==> flow/design.v <==
`timescale 1ns / 1ps
module MUX2x1(
    input [15:0] ch1,
    input [15:0] ch2,
    input sel,
    output reg [15:0] out
    );
	 always @(sel or ch1 or ch2) begin
		case(sel)
			1'b0 : out  = ch1;
			1'b1 : out  = ch2;
		endcase
	 end
endmodule
`timescale 1ns / 1ps
module MUX2x1_Br(
    input [5:0] ch1,
    input [5:0] ch2,
    input sel,
    output reg [5:0] out
    );
	 always @(sel or ch1 or ch2) begin
		case(sel)
			1'b0 : out  = ch1;
			1'b1 : out  = ch2;
		endcase
	 end
endmodule
`timescale 1ns / 1ps
module Program_Counter(
    input clk,
	 input rst,
	 input [5:0] target,
    output reg [5:0] pc_out
    );
	 always @(posedge clk or posedge rst)
		if(rst)begin
			pc_out <= 0;
		end
		else begin
			pc_out <= target;
	 end
endmodule
`timescale 1ns/1ps
module Register_File_main(
					input clk,
					input rst,
					input [3:0] read_add_1,
					input [3:0] read_add_2,
					input [3:0] wr_reg_add,
					input wr_en,
					input [15:0] wr_data,
					output [15:0] read_data_1,
					output [15:0] read_data_2
					);
					reg [15:0] reg_file [15:0];
					always @ (posedge clk or posedge rst) begin 
						if(rst) begin
							reg_file[0]  = 0;
							reg_file[1]  = 0;
							reg_file[2]  = 0;
							reg_file[3]  = 0;
							reg_file[4]  = 0;
							reg_file[5]  = 0;
							reg_file[6]  = 0;
							reg_file[7]  = 0;
							reg_file[8]  = 0;
							reg_file[9]  = 0;
							reg_file[10] = 0;
							reg_file[11] = 0;
							reg_file[12] = 0;
							reg_file[13] = 0;
							reg_file[14] = 0;
							reg_file[15] = 0;
						end
						else if (wr_en == 1) begin
							reg_file[wr_reg_add] = wr_data;
						end
					end
					assign read_data_1 = reg_file[read_add_1];
					assign read_data_2 = reg_file[read_add_2];
endmodule			
`timescale 1ns / 1ps
   module Control_Unit(
    input [3:0] opcode,
    output reg [2:0] alu_op,
    output reg reg_wr,
    output reg reg_dst,
    output reg alu_src,
    output reg jump,
	 output reg jeq,
	 output reg jr,
    output reg cmp,
	 output reg mov,
	 output reg li,
    output reg mem_rd,
    output reg mem_wr,
    output reg mem_to_reg
    );
	 always @(opcode)begin
		case(opcode)
			4'b0000 :	begin 
				alu_op		<= 3'b111;
				reg_wr 		<= 1'b0 ;	
				reg_dst 		<= 1'b0 ;	
				alu_src 		<= 1'b0 ;	
				jump	 		<= 1'b0 ;	
				jeq	 		<= 1'b0 ;
				jr		 		<= 1'b0 ;
				cmp	 		<= 1'b0 ;	
				mov 			<= 1'b0 ;
				li 			<= 1'b0 ;
				mem_rd 		<= 1'b0 ;	
				mem_wr 		<= 1'b0 ;	
				mem_to_reg 	<= 1'b0 ;	
				end
			4'b0001 :	begin	 
				alu_op		<= 3'b000;
				reg_wr 		<= 1'b1 ;	
				reg_dst 		<= 1'b0 ;	
				alu_src 		<= 1'b0 ;	
				jump	 		<= 1'b0 ;	
				jeq	 		<= 1'b0 ;
				jr		 		<= 1'b0 ;
				cmp	 		<= 1'b0 ;	
				mov 			<= 1'b0 ;
				li 			<= 1'b0 ;
				mem_rd 		<= 1'b0 ;	
				mem_wr 		<= 1'b0 ;	
				mem_to_reg 	<= 1'b0 ;	
				end
			4'b0010 :	begin	 
				alu_op		<= 3'b000;	
				reg_wr 		<= 1'b1 ;		
				reg_dst 		<= 1'b0 ;		
				alu_src 		<= 1'b1 ;		
				jump	 		<= 1'b0 ;		
				jeq	 		<= 1'b0 ;
				jr		 		<= 1'b0 ;
				cmp	 		<= 1'b0 ;	
				mov 			<= 1'b0 ;
				li 			<= 1'b0 ;
				mem_rd 		<= 1'b0 ;		
				mem_wr 		<= 1'b0 ;		
				mem_to_reg 	<= 1'b0 ;	
				end
			4'b0011 :	begin  
				alu_op		<= 3'b001;	
				reg_wr 		<= 1'b1 ;		
				reg_dst 		<= 1'b0 ;		
				alu_src 		<= 1'b0 ;		
				jump	 		<= 1'b0 ;		
				jeq	 		<= 1'b0 ;
				jr		 		<= 1'b0 ;
				cmp	 		<= 1'b0 ;	
				mov 			<= 1'b0 ;
				li 			<= 1'b0 ;
				mem_rd 		<= 1'b0 ;		
				mem_wr 		<= 1'b0 ;		
				mem_to_reg 	<= 1'b0 ;	
				end
			4'b0100 :   begin  
				alu_op		<= 3'b010;	
				reg_wr 		<= 1'b1 ;		
				reg_dst 		<= 1'b0 ;		
				alu_src 		<= 1'b0 ;		
				jump	 		<= 1'b0 ;		
				jeq	 		<= 1'b0 ;
				jr		 		<= 1'b0 ;
				cmp	 		<= 1'b0 ;	
				mov 			<= 1'b0 ;
				li 			<= 1'b0 ;				
				mem_rd 		<= 1'b0 ;		
				mem_wr 		<= 1'b0 ;		
				mem_to_reg 	<= 1'b0 ;	
				end
			4'b0101 :   begin  
				alu_op		<= 3'b011;
				reg_wr 		<= 1'b1 ;	
				reg_dst 		<= 1'b0 ;	
				alu_src 		<= 1'b0 ;	
				jump	 		<= 1'b0 ;	
				jeq	 		<= 1'b0 ;
				jr		 		<= 1'b0 ;
				cmp	 		<= 1'b0 ;	
				mov 			<= 1'b0 ;
				li 			<= 1'b0 ;
				mem_rd 		<= 1'b0 ;	
				mem_wr 		<= 1'b0 ;	
				mem_to_reg 	<= 1'b0 ;	
				end
			4'b0110 :	begin  
				alu_op		<= 3'b100;	
				reg_wr 		<= 1'b1 ;		
				reg_dst 		<= 1'b0 ;		
				alu_src 		<= 1'b0 ;		
				jump	 		<= 1'b0 ;		
				jeq	 		<= 1'b0 ;
				jr		 		<= 1'b0 ;
				cmp	 		<= 1'b0 ;	
				mov 			<= 1'b0 ;
				li 			<= 1'b0 ;				
				mem_rd 		<= 1'b0 ;		
				mem_wr 		<= 1'b0 ;		
				mem_to_reg 	<= 1'b0 ;		
				end
			4'b0111 :   begin  
				alu_op		<= 3'b111;
				reg_wr 		<= 1'b0 ;	
				reg_dst 		<= 1'b0 ;	
				alu_src 		<= 1'b0 ;	
				jump	 		<= 1'b0 ;	
				jeq	 		<= 1'b1 ;
				jr		 		<= 1'b0 ;
				cmp	 		<= 1'b0 ;	
				mov 			<= 1'b0 ;
				li 			<= 1'b0 ;
				mem_rd 		<= 1'b0 ;	
				mem_wr 		<= 1'b0 ;	
				mem_to_reg 	<= 1'b0 ;	
				end
			4'b1000 :   begin  
				alu_op		<= 3'b111;
				reg_wr 		<= 1'b1 ;	
				reg_dst 		<= 1'b0 ;	
				alu_src 		<= 1'b0 ;	
				jump	 		<= 1'b0 ;	
				jeq	 		<= 1'b0 ;
				jr		 		<= 1'b0 ;
				cmp	 		<= 1'b1 ;	
				mov 			<= 1'b0 ;
				li 			<= 1'b0 ;
				mem_rd 		<= 1'b0 ;	
				mem_wr 		<= 1'b0 ;	
				mem_to_reg 	<= 1'b0 ;	
				end
			4'b1001 :	begin  
				alu_op		<= 3'b111;
				reg_wr 		<= 1'b1 ;	
				reg_dst 		<= 1'b0 ;	
				alu_src 		<= 1'b0 ;	
				jump	 		<= 1'b0 ;	
				jeq	 		<= 1'b0 ;
				jr		 		<= 1'b0 ;
				cmp	 		<= 1'b0 ;	
				mov 			<= 1'b1 ;
				li 			<= 1'b0 ;
				mem_rd 		<= 1'b0 ;	
				mem_wr 		<= 1'b0 ;	
				mem_to_reg 	<= 1'b0 ;	
				end
			4'b1010 :   begin  
				alu_op		<= 3'b111;
				reg_wr 		<= 1'b0 ;	
				reg_dst 		<= 1'b0 ;	
				alu_src 		<= 1'b0 ;	
				jump	 		<= 1'b1 ;	
				jeq	 		<= 1'b0 ;	
				jr		 		<= 1'b0 ;
				cmp	 		<= 1'b0 ;
				mov 			<= 1'b0 ;
				li 			<= 1'b0 ;
				mem_rd 		<= 1'b0 ;	
				mem_wr 		<= 1'b0 ;	
				mem_to_reg 	<= 1'b0 ;	
				end
			4'b1011 :   begin  
				alu_op		<= 3'b111;
				reg_wr 		<= 1'b0 ;	
				reg_dst 		<= 1'b0 ;	
				alu_src 		<= 1'b0 ;	
				jump	 		<= 1'b0 ;	
				jeq	 		<= 1'b0 ;	
				jr		 		<= 1'b1 ;
				cmp	 		<= 1'b0 ;	
				mov 			<= 1'b0 ;
				li 			<= 1'b0 ;
				mem_rd 		<= 1'b0 ;	
				mem_wr 		<= 1'b0 ;	
				mem_to_reg 	<= 1'b0 ;	
				end
			4'b1100 :	begin  
				alu_op		<= 3'b000;
				reg_wr 		<= 1'b1 ;	
				reg_dst 		<= 1'b0 ;	
				alu_src 		<= 1'b1 ;	
				jump	 		<= 1'b0 ;	
				jeq	 		<= 1'b0 ;	
				jr		 		<= 1'b0 ;
				cmp	 		<= 1'b0 ;	
				mov 			<= 1'b0 ;
				li 			<= 1'b0 ;
				mem_rd 		<= 1'b1 ;	
				mem_wr 		<= 1'b0 ;	
				mem_to_reg 	<= 1'b1 ;	
				end
			4'b1101 :   begin  
				alu_op		<= 3'b000;
				reg_wr 		<= 1'b0 ;	
				reg_dst 		<= 1'b0 ;	
				alu_src 		<= 1'b1 ;	
				jump	 		<= 1'b0 ;	
				jeq	 		<= 1'b0 ;
				jr		 		<= 1'b0 ;
				cmp	 		<= 1'b0 ;	
				mov 			<= 1'b0 ;
				li 			<= 1'b0 ;
				mem_rd 		<= 1'b0 ;	
				mem_wr 		<= 1'b1 ;	
				mem_to_reg 	<= 1'b0 ;	
				end
			4'b1110 :   begin  
				alu_op		<= 3'b111;
				reg_wr 		<= 1'b1 ;	
				reg_dst 		<= 1'b0 ;	
				alu_src 		<= 1'b1 ;	
				jump	 		<= 1'b0 ;	
				jeq	 		<= 1'b0 ;
				jr		 		<= 1'b0 ;
				cmp	 		<= 1'b0 ;	
				mov 			<= 1'b0 ;
				li 			<= 1'b1 ;
				mem_rd 		<= 1'b0 ;	
				mem_wr 		<= 1'b0 ;	
				mem_to_reg 	<= 1'b0 ;	
				end
			4'b1111 :	begin  
				alu_op		<= 3'b111;
				reg_wr 		<= 1'b1 ;	
				reg_dst 		<= 1'b0 ;	
				alu_src 		<= 1'b0 ;	
				jump	 		<= 1'b0 ;	
				jeq	 		<= 1'b0 ;
				jr		 		<= 1'b0 ;
				cmp	 		<= 1'b0 ;	
				mov 			<= 1'b0 ;
				li 			<= 1'b0 ;
				mem_rd 		<= 1'b0 ;	
				mem_wr 		<= 1'b0 ;	
				mem_to_reg 	<= 1'b0 ;	
				end
			default :   begin 
				alu_op		<= 3'b111;	
				reg_wr 		<= 1'b0 ;	
				reg_dst 		<= 1'b0 ;	
				alu_src 		<= 1'b0 ;	
				jump	 		<= 1'b0 ;	
				jeq	 		<= 1'b0 ;
				jr		 		<= 1'b0 ;
				cmp	 		<= 1'b0 ;	
				mov 			<= 1'b0 ;
				li 			<= 1'b0 ;
				mem_rd 		<= 1'b0 ;	
				mem_wr 		<= 1'b0 ;	
				mem_to_reg 	<= 1'b0 ;	
				end        
		endcase
	 end
endmodule
`timescale 1ns / 1ps
module ALU_Main(
    input [15:0] d_in_1,
    input [15:0] d_in_2,
    input [2:0] alu_op,
    output reg z_flag,
    output reg [15:0] alu_out,
    output reg a_grt_b,
    output reg b_grt_a
    );
	 wire [15:0] d_out1;
	 wire [15:0] d_out2;
	 wire [15:0] d_out3; 
	 wire [15:0] d_out4; 
	 wire [15:0] d_out5; 
	 wire d_out6; 
	 wire d_out7; 
	 wire [15:0] d_out8; 
	 always @(d_in_1, d_in_2, alu_op,d_out1, d_out2, d_out3, d_out4, d_out5, d_out6, d_out7, d_out8) begin
			case(alu_op)
				3'b000 : begin 	alu_out[15:0] 	= d_out1	;  end
				3'b001 : begin 	alu_out 			= d_out2 ;	end
				3'b010 : begin 	alu_out[15:0] 	= d_out3 ;  end
				3'b011 : begin 	alu_out[15:0] 	= d_out4 ;  end
				3'b100 : begin 	alu_out[15:0] 	= d_out5 ;  end
				3'b101 : begin 	alu_out[0] 		= d_out6 ; alu_out[15:1]  = 0; end
				3'b110 : begin 	alu_out[0] 		= d_out7 ; alu_out[15:1]  = 0; end
				3'b111 : begin 	alu_out[15:0] 	= d_out8 ;  end
				default: begin 	alu_out[15:0] 	= 16'h0000;	end
			endcase 
		end
		assign d_out1 = d_in_1 + d_in_2;
		assign d_out2 = d_in_1 * d_in_2;
		assign d_out3 = d_in_1 & d_in_2;
		assign d_out4 = d_in_1 | d_in_2;
		assign d_out5 = d_in_1 / 2;
		assign d_out6 = d_in_1 > d_in_2;
		assign d_out7 = d_in_1 < d_in_2;
		assign d_out8 = d_in_1 - d_in_2;
		always @(d_out6 or d_out7) begin 
			if(d_out6 == 1)begin
				a_grt_b <= 1;
				b_grt_a <=0;
				z_flag <= 0;
			end
			else if(d_out7  == 1) begin
					a_grt_b <= 0;
					b_grt_a <=1;
					z_flag <= 0;
			end
			else begin
				a_grt_b <= 0;
				b_grt_a <=0;
				z_flag <= 1;
			end
		end
endmodule
`timescale 1ns / 1ps
module cpu_core(
    input clk,
    input rst,
	 output [5:0] pc_out,
	 input [15:0] instr_out,
	 input [15:0] mem_Data_in,
	 output mem_wr,
	 output mem_rd,
	 output [15:0] reg_Data_2,
	 output [5:0] data_mem_address
    );
	 wire [5:0] pc_target;
	 Program_Counter pc(clk,	rst,		pc_target,		pc_out);
	 wire  [5:0] pc_next;
	 assign pc_next = pc_out + 1;
	 wire [3:0] opcode,		reg_Rs,		reg_Rt,		reg_Rd;
	 wire [15:0] imm_offset;
	 wire [5:0] j_offset;
	 wire [3:0] jeq_offset;
	 wire [7:0] li_offset;
	 assign opcode 		=		instr_out	[15:12];
	 assign reg_Rd 		=		instr_out	[11:8];
	 assign reg_Rs 		=		instr_out	[7:4];
	 assign reg_Rt 		=		instr_out	[3:0];
	 assign imm_offset 	=		instr_out	[3:0]; 
	 assign li_offset		=		instr_out	[7:0];
	 assign j_offset 		=		instr_out	[5:0];
	 assign jeq_offset   = 		instr_out	[11:8];
	 reg [3:0] reg_Rd_mxd;
	 wire reg_dest;
	 wire [15:0] reg_write_Data, reg_Data_1, reg_Write_D, reg_Write_s1, reg_Write_s2;
	 always @(reg_dest or reg_Rd or reg_Rt) begin
		case(reg_dest)
			1'b0 : reg_Rd_mxd  = reg_Rd;
			1'b1 : reg_Rd_mxd  = reg_Rt;
		endcase
	 end
	 Register_File_main reg_file (clk,		rst,		reg_Rs,		reg_Rt,		reg_Rd_mxd,		reg_wr,		reg_Write_D,		reg_Data_1,		reg_Data_2);
	 wire [2:0] alu_op;
	 wire alu_src, op_jump, op_jeq, op_jr, op_cmp, op_mov, op_li, m2r;
	 Control_Unit cu(opcode,		alu_op,		reg_wr,		reg_dest,		alu_src,		op_jump,		op_jeq,		op_jr,	op_cmp,	op_mov,	op_li, 	mem_rd,		mem_wr,		m2r);
	 wire z_flag, agb, bga;
	 reg [15:0] imm_offset_se;
	 always @ (imm_offset) begin
		if(imm_offset[3] == 0) begin
			imm_offset_se <= {12'b000000000000,imm_offset};		 
			end
			else begin 
				imm_offset_se <= {12'b111111111111,imm_offset};	 
			end
	end
	 wire [15:0] alu_Out;
	 assign data_mem_address = alu_Out[5:0];
	 wire [15:0] alu_src_2;
	 MUX2x1 mxalusrc (reg_Data_2,	imm_offset_se,	alu_src,	alu_src_2);
	 ALU_Main alu ( reg_Data_1,	alu_src_2,		alu_op,	z_flag,	alu_Out,		agb,	bga);
	wire [5:0] jr_target, mxj_return;
	assign jr_target = reg_Data_1[5:0];  
	wire j_control;
	assign j_control = op_jump;
	wire [5:0] j_target;
	assign j_target = j_offset[5:0];
	wire jeq_ok;
	wire [5:0] mxjr_return;
	assign jeq_ok = op_jeq & z_flag;
	wire [5:0] jeq_target;
	assign jeq_target = {2'b00,jeq_offset};
	MUX2x1_Br mx_j_pc (pc_next, j_target, j_control, mxj_return);
	MUX2x1_Br mx_jr (mxj_return,	jr_target,	op_jr,	mxjr_return);
	MUX2x1_Br mx_jeq (mxjr_return,	jeq_target,	jeq_ok,	pc_target);
	MUX2x1 mxm2r (alu_Out,	mem_Data_in,	m2r,	reg_write_Data);
	reg [15:0] cmp_DS;
	always @(op_cmp or z_flag or agb or bga)begin
		if(z_flag)begin
			cmp_DS <= 16'hffff;
		end
		else if(agb)begin
			cmp_DS <= 16'h00ff;
		end
		else if(bga) begin
			cmp_DS <= 16'hff00;
		end
		else 
			cmp_DS <= 16'h0000;
	end
	MUX2x1 mxcmp (reg_write_Data,	cmp_DS,	op_cmp,	reg_Write_s1);
	reg  [15:0] li_offset_se;
	always @ (li_offset) begin
		if(li_offset[7] == 0) begin
			li_offset_se <= {4'b0000,li_offset};		 
			end
			else begin 
				li_offset_se <= {4'b1111,li_offset};	 
			end
	end
	MUX2x1 mxli (reg_Write_s1,	li_offset_se,	op_li,	reg_Write_s2);
	MUX2x1 mxmov (reg_Write_s2,	reg_Data_1,	op_mov,	reg_Write_D);
endmodule
Memo
Re: synthesis data of cpu_core

======== Reports on cpu_core ========
Tool output for the design above before and after an edit, in the order of the flow.
"original" refers to lines of the RTL above, "edited" to lines of the edited file.
"difference": "edited" minus "original" as printed here. "rel. change": 100 x difference / "original".
Operators carry their Yosys type and port widths (W data, S select, Z words).
Cell names lack the library's common part.
The mark n/a stands for no value.
design
  top ..................................... cpu_core
  clock ................................... clk
  library ................................. sky130hd
  timing corner ........................... tt_025C_1v80

======== Edit of the RTL ========
Unified diff, file above to edited file.
The edit is scripted: it alters the design's behaviour and was not made to optimise anything.
begin of diff
@@ -436,5 +436,7 @@
 	 wire [3:0] jeq_offset;
 	 wire [7:0] li_offset;
-	 assign opcode 		=		instr_out	[15:12];
+	 reg [3:0] opcode_q;
+	 always @(posedge clk) opcode_q <=		instr_out	[15:12];
+	 assign opcode = opcode_q;
 	 assign reg_Rd 		=		instr_out	[11:8];
 	 assign reg_Rs 		=		instr_out	[7:4];
end of diff

======== Word-level counts ========
Source: Yosys, flattened and elaborated. Widths are those after wreduce. Registers that Yosys merges into a memory's read port (data or address) are not register bits. Print and check cells do not count. Equal cells are merged and count once.
Memory sizes are those after Yosys's memory passes, which may raise the word count (mostly to a power of two), join words into wider ones and drop unused or constant bits.
cells by class
  what                        original  edited  difference  rel. change (%)
  add/sub/neg operators       3         3       0           0.00
  order comparisons           2         2       0           0.00
  eq/ne operators             52        52      0           0.00
  $mul                        1         1       0           0.00
  multiplexer cells           38        38      0           0.00
  reduce/logical cells        37        37      0           0.00
  bitwise gates (word level)  28        28      0           0.00
operators with widths
  cell                   original  edited  difference  rel. change (%)
  $eq A4 B4 Y1 const B   24        24      0           0.00
  $not A1 Y1             24        24      0           0.00
  $mux W16               19        19      0           0.00
  $reduce_and A2 Y1      16        16      0           0.00
  $reduce_or A15 Y1      16        16      0           0.00
  $eq A4 B3 Y1 const B   12        12      0           0.00
  $eq A4 B2 Y1 const B   6         6       0           0.00
  $mux W1                5         5       0           0.00
  $pmux W16 S2           5         5       0           0.00
  $eq A3 B3 Y1 const B   4         4       0           0.00
  $eq A4 B1 Y1 const B   3         3       0           0.00
  $logic_not A4 Y1       3         3       0           0.00
  $pmux W6 S2            3         3       0           0.00
  $eq A3 B2 Y1 const B   2         2       0           0.00
  $pmux W16 S16          2         2       0           0.00
  $add A16 B16 Y16       1         1       0           0.00
  $add A6 B1 Y6 const B  1         1       0           0.00
  $and A1 B1 Y1          1         1       0           0.00
  $and A16 B16 Y16       1         1       0           0.00
  $eq A3 B1 Y1 const B   1         1       0           0.00
  $gt A16 B16 Y1         1         1       0           0.00
  $logic_not A3 Y1       1         1       0           0.00
  $lt A16 B16 Y1         1         1       0           0.00
  $mul A16 B16 Y16       1         1       0           0.00
  $mux W12               1         1       0           0.00
  $not A1 Y1 const A     1         1       0           0.00
  $or A16 B16 Y16        1         1       0           0.00
  $pmux W1 S8            1         1       0           0.00
Not every row of either side is listed.
bit counts
  what                             original  edited  difference  rel. change (%)
  memory bits (read-only)          224       224     0           0.00
  word-level cells                 179       179     0           0.00
  output and inout bits            30        30      0           0.00
  bits of input ports              34        34      0           0.00
  register bits after elaboration  262       262     0           0.00
  clocked read ports x word width  0         14      +14         n/a
  memories kept                    1         1       0           0.00
memories
  what                                     original     edited
  words x width with read and write ports  16x14 r1 w0  16x14 r1 w0

======== Logic depth ========
Yosys ltp: most cells in a row. Word level: on the elaborated netlist, between registers, memories and ports. Mapped: between sequential cells and ports; inverters and the memories' decode and read muxes count.
logic depth
  what                           original  edited  difference  rel. change (%)
  depth in word-level cells      13        13      0           0.00
  ABC_AREA                       0         0       n/a         n/a
  mapped depth                   35        37      +2          +5.71
  gate-level depth less buffers  29        31      +2          +6.90

======== After synthesis ========
The flow's flattened synthesis, as Yosys stat reports it; memories are mapped. The netlist is that of the ABC_AREA named above (0 if unset); the other value can give another one.
cell types
  cell type  original  edited  difference  rel. change (%)
  mux2_2     99        154     +55         +55.56
  nor2_1     244       206     -38         -15.57
  o21ai_0    217       189     -28         -12.90
  a22o_1     17        44      +27         +158.82
  nand2_1    301       279     -22         -7.31
  o31ai_1    29        10      -19         -65.52
  mux2i_1    65        48      -17         -26.15
  nor3_1     29        45      +16         +55.17
  dfxtp_1    0         13      +13         n/a
  clkbuf_1   110       99      -11         -10.00
  a221o_1    6         17      +11         +183.33
  nand3_1    46        36      -10         -21.74
  a21oi_1    139       131     -8          -5.76
  a22oi_1    42        35      -7          -16.67
  buf_2      37        44      +7          +18.92
  or3_1      15        8       -7          -46.67
  and3_1     12        19      +7          +58.33
  a221oi_1   35        29      -6          -17.14
Not every row of either side is listed.
mapped netlist
  what                   original  edited   difference  rel. change (%)
  buffer cells           189       185      -4          -2.12
  sequential area (µm²)  6556.3    6816.5   +260.2      +3.97
  mapped cells           2583      2534     -49         -1.90
  mapped area (µm²)      22296.4   22636.7  +340.3      +1.53
  flip-flop cells        262       275      +13         +4.96
The figures by module come from a second, unflattened synthesis with its own total; it is not the netlist above.
second synthesis, totals
  what                                           original  edited   difference  rel. change (%)
  cells (unflattened synthesis)                  2268      2272     +4          +0.18
  area total of the unflattened synthesis (µm²)  22487.8   22567.9  +80.1       +0.36
Rows give one instance, submodules left out.
modules, original
  module              cells  times used  seq. area (µm²)  area (µm²)
  Register_File_main  1224   1           6406.1           13979.7
  ALU_Main            871    1           0.0              6413.7
  MUX2x1              18     5           0.0              249.0
  MUX2x1_Br           7      3           0.0              101.3
  Control_Unit        36     1           0.0              246.5
  Program_Counter     7      1           150.1            153.9
  cpu_core            19     1           0.0              145.1
modules, edited
  module              cells  times used  seq. area (µm²)  area (µm²)
  Register_File_main  1224   1           6406.1           13979.7
  ALU_Main            871    1           0.0              6413.7
  MUX2x1              18     5           0.0              249.0
  MUX2x1_Br           7      3           0.0              101.3
  Control_Unit        36     1           0.0              246.5
  cpu_core            23     1           80.1             225.2
  Program_Counter     7      1           150.1            153.9

======== Path before layout ========
Path of least setup slack by OpenSTA after synthesis, without wires, with an ideal clock, recovery checks aside; 20% of the period is set as input and as output delay. Where synthesis merged equal registers, the netlist keeps one of their names.
path post-synthesis
  what                               original                    edited                              difference  rel. change (%)
  kind                               input to output             input to register                   n/a         n/a
  start point                        input instr_out[4]          input instr_out[0]                  n/a         n/a
  end point                          output data_mem_address[5]  register reg_file.reg_file[10][14]  n/a         n/a
  input delay (ps)                   2200                        2200                                0           0.00
  path buffers                       5                           4                                   -1          -20.00
  launch time at the first pin (ps)  2200                        2200                                0           0.00
  driving pins on the path           23                          31                                  +8          +34.78
  clock period (ps)                  11000                       11000                               0           0.00
  delay of the path (ps)             4746                        7528                                +2782       +58.62
  data arrival time (ps)             6946                        9591                                +2645       +38.08
  path slack (ps)                    1854                        1272                                -582        n/a
  data required time (ps)            8800                        10863                               +2063       +23.44
  library setup time (ps)            n/a                         137                                 n/a         n/a
  external output delay (ps)         2200                        n/a                                 n/a         n/a
  synthesis period reached (ps)      9146                        9728                                +582        +6.36
"delay of the path" = arrival - input delay + setup time.
At an output port there is no setup time.
"driving pins on the path" counts driving pins, that of a launching flip-flop among them; a cell with two outputs on the path counts twice.
"synthesis period reached" = period - worst setup slack (recovery checks aside). The figure is calculated, with input and output delays left at 20% of the set period.
The rows between start and end are the longest chain of elaborated cells between them; the timing report does not say that the signal goes this way. Where chains are equally long, one stands for them.
A line is the first line of the expression or statement that the cell stems from. Yosys adds cells for indexed reads and writes and turns some case tables into memories.
between the ends, post-synthesis, original
  path through ............................ buf_4 buf_6 buf_4 buf_4 buf_2 o32ai_1 a221oi_1 a21oi_2 clkinv_1 nor2_1 fa_1 ha_1 ha_1 ha_1 inv_1 fa_1 inv_1 ha_1 xnor2_1 a21oi_1 o221ai_1 a221oi_1 nor2_1
  cells in the longest elaborated chain ... 4
  elaborated cells between the ends (all ways) .. 23
  source lines of those cells ............. 7
  classes of those cells .................. add/sub (2); mul (1); eq/ne (15); mux (2); logic (2); reduce/logical (1)
ends and longest elaborated chain, post-synthesis, original
  what              line  source
  from (decl)       422   input [15:0] instr_out,
  $eq A4 B4 Y1      80    assign read_data_1 = reg_file[read_add_1];
  $pmux W16 S16     80
  $mul A16 B16 Y16  392   assign d_out2 = d_in_1 * d_in_2;
  $pmux W15 S7      379   case(alu_op)
  to (decl)         427   output [5:0] data_mem_address
between the ends, post-synthesis, edited
  path through ............................ buf_4 buf_6 buf_2 and3b_1 a221o_1 a221oi_1 a41oi_1 nand2_1 a21boi_4 inv_1 nand2_1 fa_1 fa_1 fa_1 fa_1 inv_1 fa_1 inv_1 fa_1 inv_1 ha_1 and3_1 a311oi_1 o21bai_1 a21o_1 xor2_1 a211oi_1 a221oi_1 o21ai_1 clkbuf_1 a21oi_1
  cells in the longest elaborated chain ... 13
  elaborated cells between the ends (all ways) .. 59
  source lines of those cells ............. 17
  classes of those cells .................. add/sub (2); mul (1); compare (2); eq/ne (30); mux (17); logic (3); reduce/logical (4)
ends and longest elaborated chain, post-synthesis, edited
  what             line  source
  from (decl)      422   input [15:0] instr_out,
  $eq A4 B4 Y1     81    assign read_data_2 = reg_file[read_add_2];
  $pmux W16 S16    81
  $pmux W16 S2     9     case(sel)
  $lt A16 B16 Y1   397   assign d_out7 = d_in_1 < d_in_2;
  $mux W1          405   else if(d_out7 == 1) begin
  $mux W1          400   if(d_out6 == 1)begin
  $mux W16         499   else if(bga) begin
  $mux W16         496   else if(agb)begin
  $mux W16         493   if(z_flag)begin
  $pmux W16 S2 x3  9
  $mux W16         77    reg_file[wr_reg_add] = wr_data;
  to (assign)      69    reg_file[10] = 0;
  to (assign)      77
  to (decl)        56    reg [15:0] reg_file [15:0];
Nets of the timed path that keep an RTL name, with a line that drives or declares them; the list need not be complete.
nets with RTL names, path post-synthesis, edited
  signal         line
  reg_Data_2[2]  81

======== Timing after layout ========
Path of least setup slack in the final report of the runs of pair A (OpenROAD, finished layout, wires in). Where an end is a register, its clock arrival counts in the times.
The report prints the path's times to 10 ps; the period is as set.
path post-layout
  what                               original                    edited                      difference  rel. change (%)
  kind                               input to output             input to output             n/a         n/a
  start point                        input instr_out[2]          input instr_out[2]          n/a         n/a
  end point                          output data_mem_address[4]  output data_mem_address[5]  n/a         n/a
  path buffers                       3                           2                           -1          -33.33
  path slack (ps)                    180                         130                         -50         n/a
  input delay (ps)                   2200                        2200                        0           0.00
  data required time (ps)            8800                        8800                        0           0.00
  external output delay (ps)         2200                        2200                        0           0.00
  driving pins on the path           21                          23                          +2          +9.52
  data arrival time (ps)             8620                        8670                        +50         +0.58
  launch time at the first pin (ps)  2200                        2200                        0           0.00
  clock period (ps)                  11000                       11000                       0           0.00
The rows between start and end are the longest chain of elaborated cells between them; the timing report does not say that the signal goes this way. Where chains are equally long, one stands for them.
between the ends, post-layout, original
  path through ............................ buf_2 buf_12 nor3b_1 a32oi_1 o22ai_1 o32a_1 a21oi_4 inv_2 ha_1 fa_1 ha_1 ha_1 inv_1 fa_1 fa_1 o21ai_0 a221oi_1 o21ai_0 a21oi_1 nor2_1 clkdlybuf4s50_1
  cells in the longest elaborated chain ... 5
  elaborated cells between the ends (all ways) .. 24
  source lines of those cells ............. 8
  classes of those cells .................. add/sub (2); mul (1); eq/ne (15); mux (3); logic (2); reduce/logical (1)
ends and longest elaborated chain, post-layout, original
  what              line  source
  from (decl)       422   input [15:0] instr_out,
  $eq A4 B4 Y1      81    assign read_data_2 = reg_file[read_add_2];
  $pmux W16 S16     81
  $pmux W16 S2      9     case(sel)
  $mul A16 B16 Y16  392   assign d_out2 = d_in_1 * d_in_2;
  $pmux W15 S7      379   case(alu_op)
  to (decl)         427   output [5:0] data_mem_address
between the ends, post-layout, edited
  path through ............................ buf_2 nor2b_2 a221oi_1 or3_1 a41oi_1 nand2_1 a21boi_4 inv_1 ha_1 fa_1 ha_1 ha_1 ha_1 inv_1 fa_1 inv_1 ha_1 xor2_1 o21ai_0 o21ai_0 o221ai_1 o22a_1 clkdlybuf4s50_1
  cells in the longest elaborated chain ... 5
  elaborated cells between the ends (all ways) .. 24
  source lines of those cells ............. 8
  classes of those cells .................. add/sub (2); mul (1); eq/ne (15); mux (3); logic (2); reduce/logical (1)
ends and longest elaborated chain, post-layout, edited
  what              line  source
  from (decl)       422   input [15:0] instr_out,
  $eq A4 B4 Y1      81    assign read_data_2 = reg_file[read_add_2];
  $pmux W16 S16     81
  $pmux W16 S2      9     case(sel)
  $mul A16 B16 Y16  392   assign d_out2 = d_in_1 * d_in_2;
  $pmux W15 S7      379   case(alu_op)
  to (decl)         427   output [5:0] data_mem_address

======== Layout results ========
Both versions went through the flow (Yosys, OpenROAD) with the same settings in each pair. Constraints: input delay and output delay 20% of the set period each, output load 0.01 pF.
flow settings, pair A
  period_ns ............................... 11.0
  CAP_MARGIN .............................. 20
  CORE_MARGIN ............................. 2
  CORE_UTILIZATION ........................ 40
  SLEW_MARGIN ............................. 20
results, pair A
  what                                          original  edited   difference  rel. change (%)
  area inside the die boundary (µm²)            57645.6   58510.8  +865.2      +1.50
  clock period achieved (ps)                    10818     10867    +49         +0.45
  setup slack of the critical path (ps)         182       133      -49         n/a
  cell area after synthesis (µm²)               22296.4   22636.7  +340.3      +1.53
  total power after layout (uW)                 7718      8884     +1166       +15.11
  final utilization (%)                         45.8      46.5     +0.7        n/a
  standard-cell area of the final layout (µm²)  25229.2   26130.1  +900.9      +3.57
  worst hold slack after layout (ps)            499       513      +14         n/a
  total negative setup slack (ps)               0         0        0           n/a
flow settings, pair B
  CELL_PAD_IN_SITES_DETAIL_PLACEMENT ...... 1
  CELL_PAD_IN_SITES_GLOBAL_PLACEMENT ...... 2
  CORE_ASPECT_RATIO ....................... 0.74
  CORE_UTILIZATION ........................ 21
  CTS_CLUSTER_DIAMETER .................... 256
  MAX_ROUTING_LAYER ....................... met4
  PLACE_DENSITY_LB_ADDON .................. 0.02
  SETUP_SLACK_MARGIN ...................... -0.87
  SLEW_MARGIN ............................. 20
  period_ns ............................... 12.7
  CAP_MARGIN .............................. 20
  CORE_MARGIN ............................. 2
results, pair B
  what                                          original  edited    difference  rel. change (%)
  area inside the die boundary (µm²)            108826.0  110466.0  +1640.0     +1.51
  clock period achieved (ps)                    11684     11760     +76         +0.65
  setup slack of the critical path (ps)         1016      940       -76         n/a
  cell area after synthesis (µm²)               22296.4   22636.7   +340.3      +1.53
  total power after layout (uW)                 7894      8254      +360        +4.56
  final utilization (%)                         24.9      24.6      -0.3        n/a
  standard-cell area of the final layout (µm²)  26130.1   26282.7   +152.6      +0.58
  worst hold slack after layout (ps)            527       518       -9          n/a
  total negative setup slack (ps)               0         0         0           n/a
"clock period achieved" is the run's clock period less its worst setup slack. It is reckoned from that one timing run; input and output delays stay at 20% of the period that was set.
By "total power after layout" is meant OpenSTA's value without simulated activity: inputs other than the clock are taken to toggle once in ten clock periods, and the tool carries that through the logic.
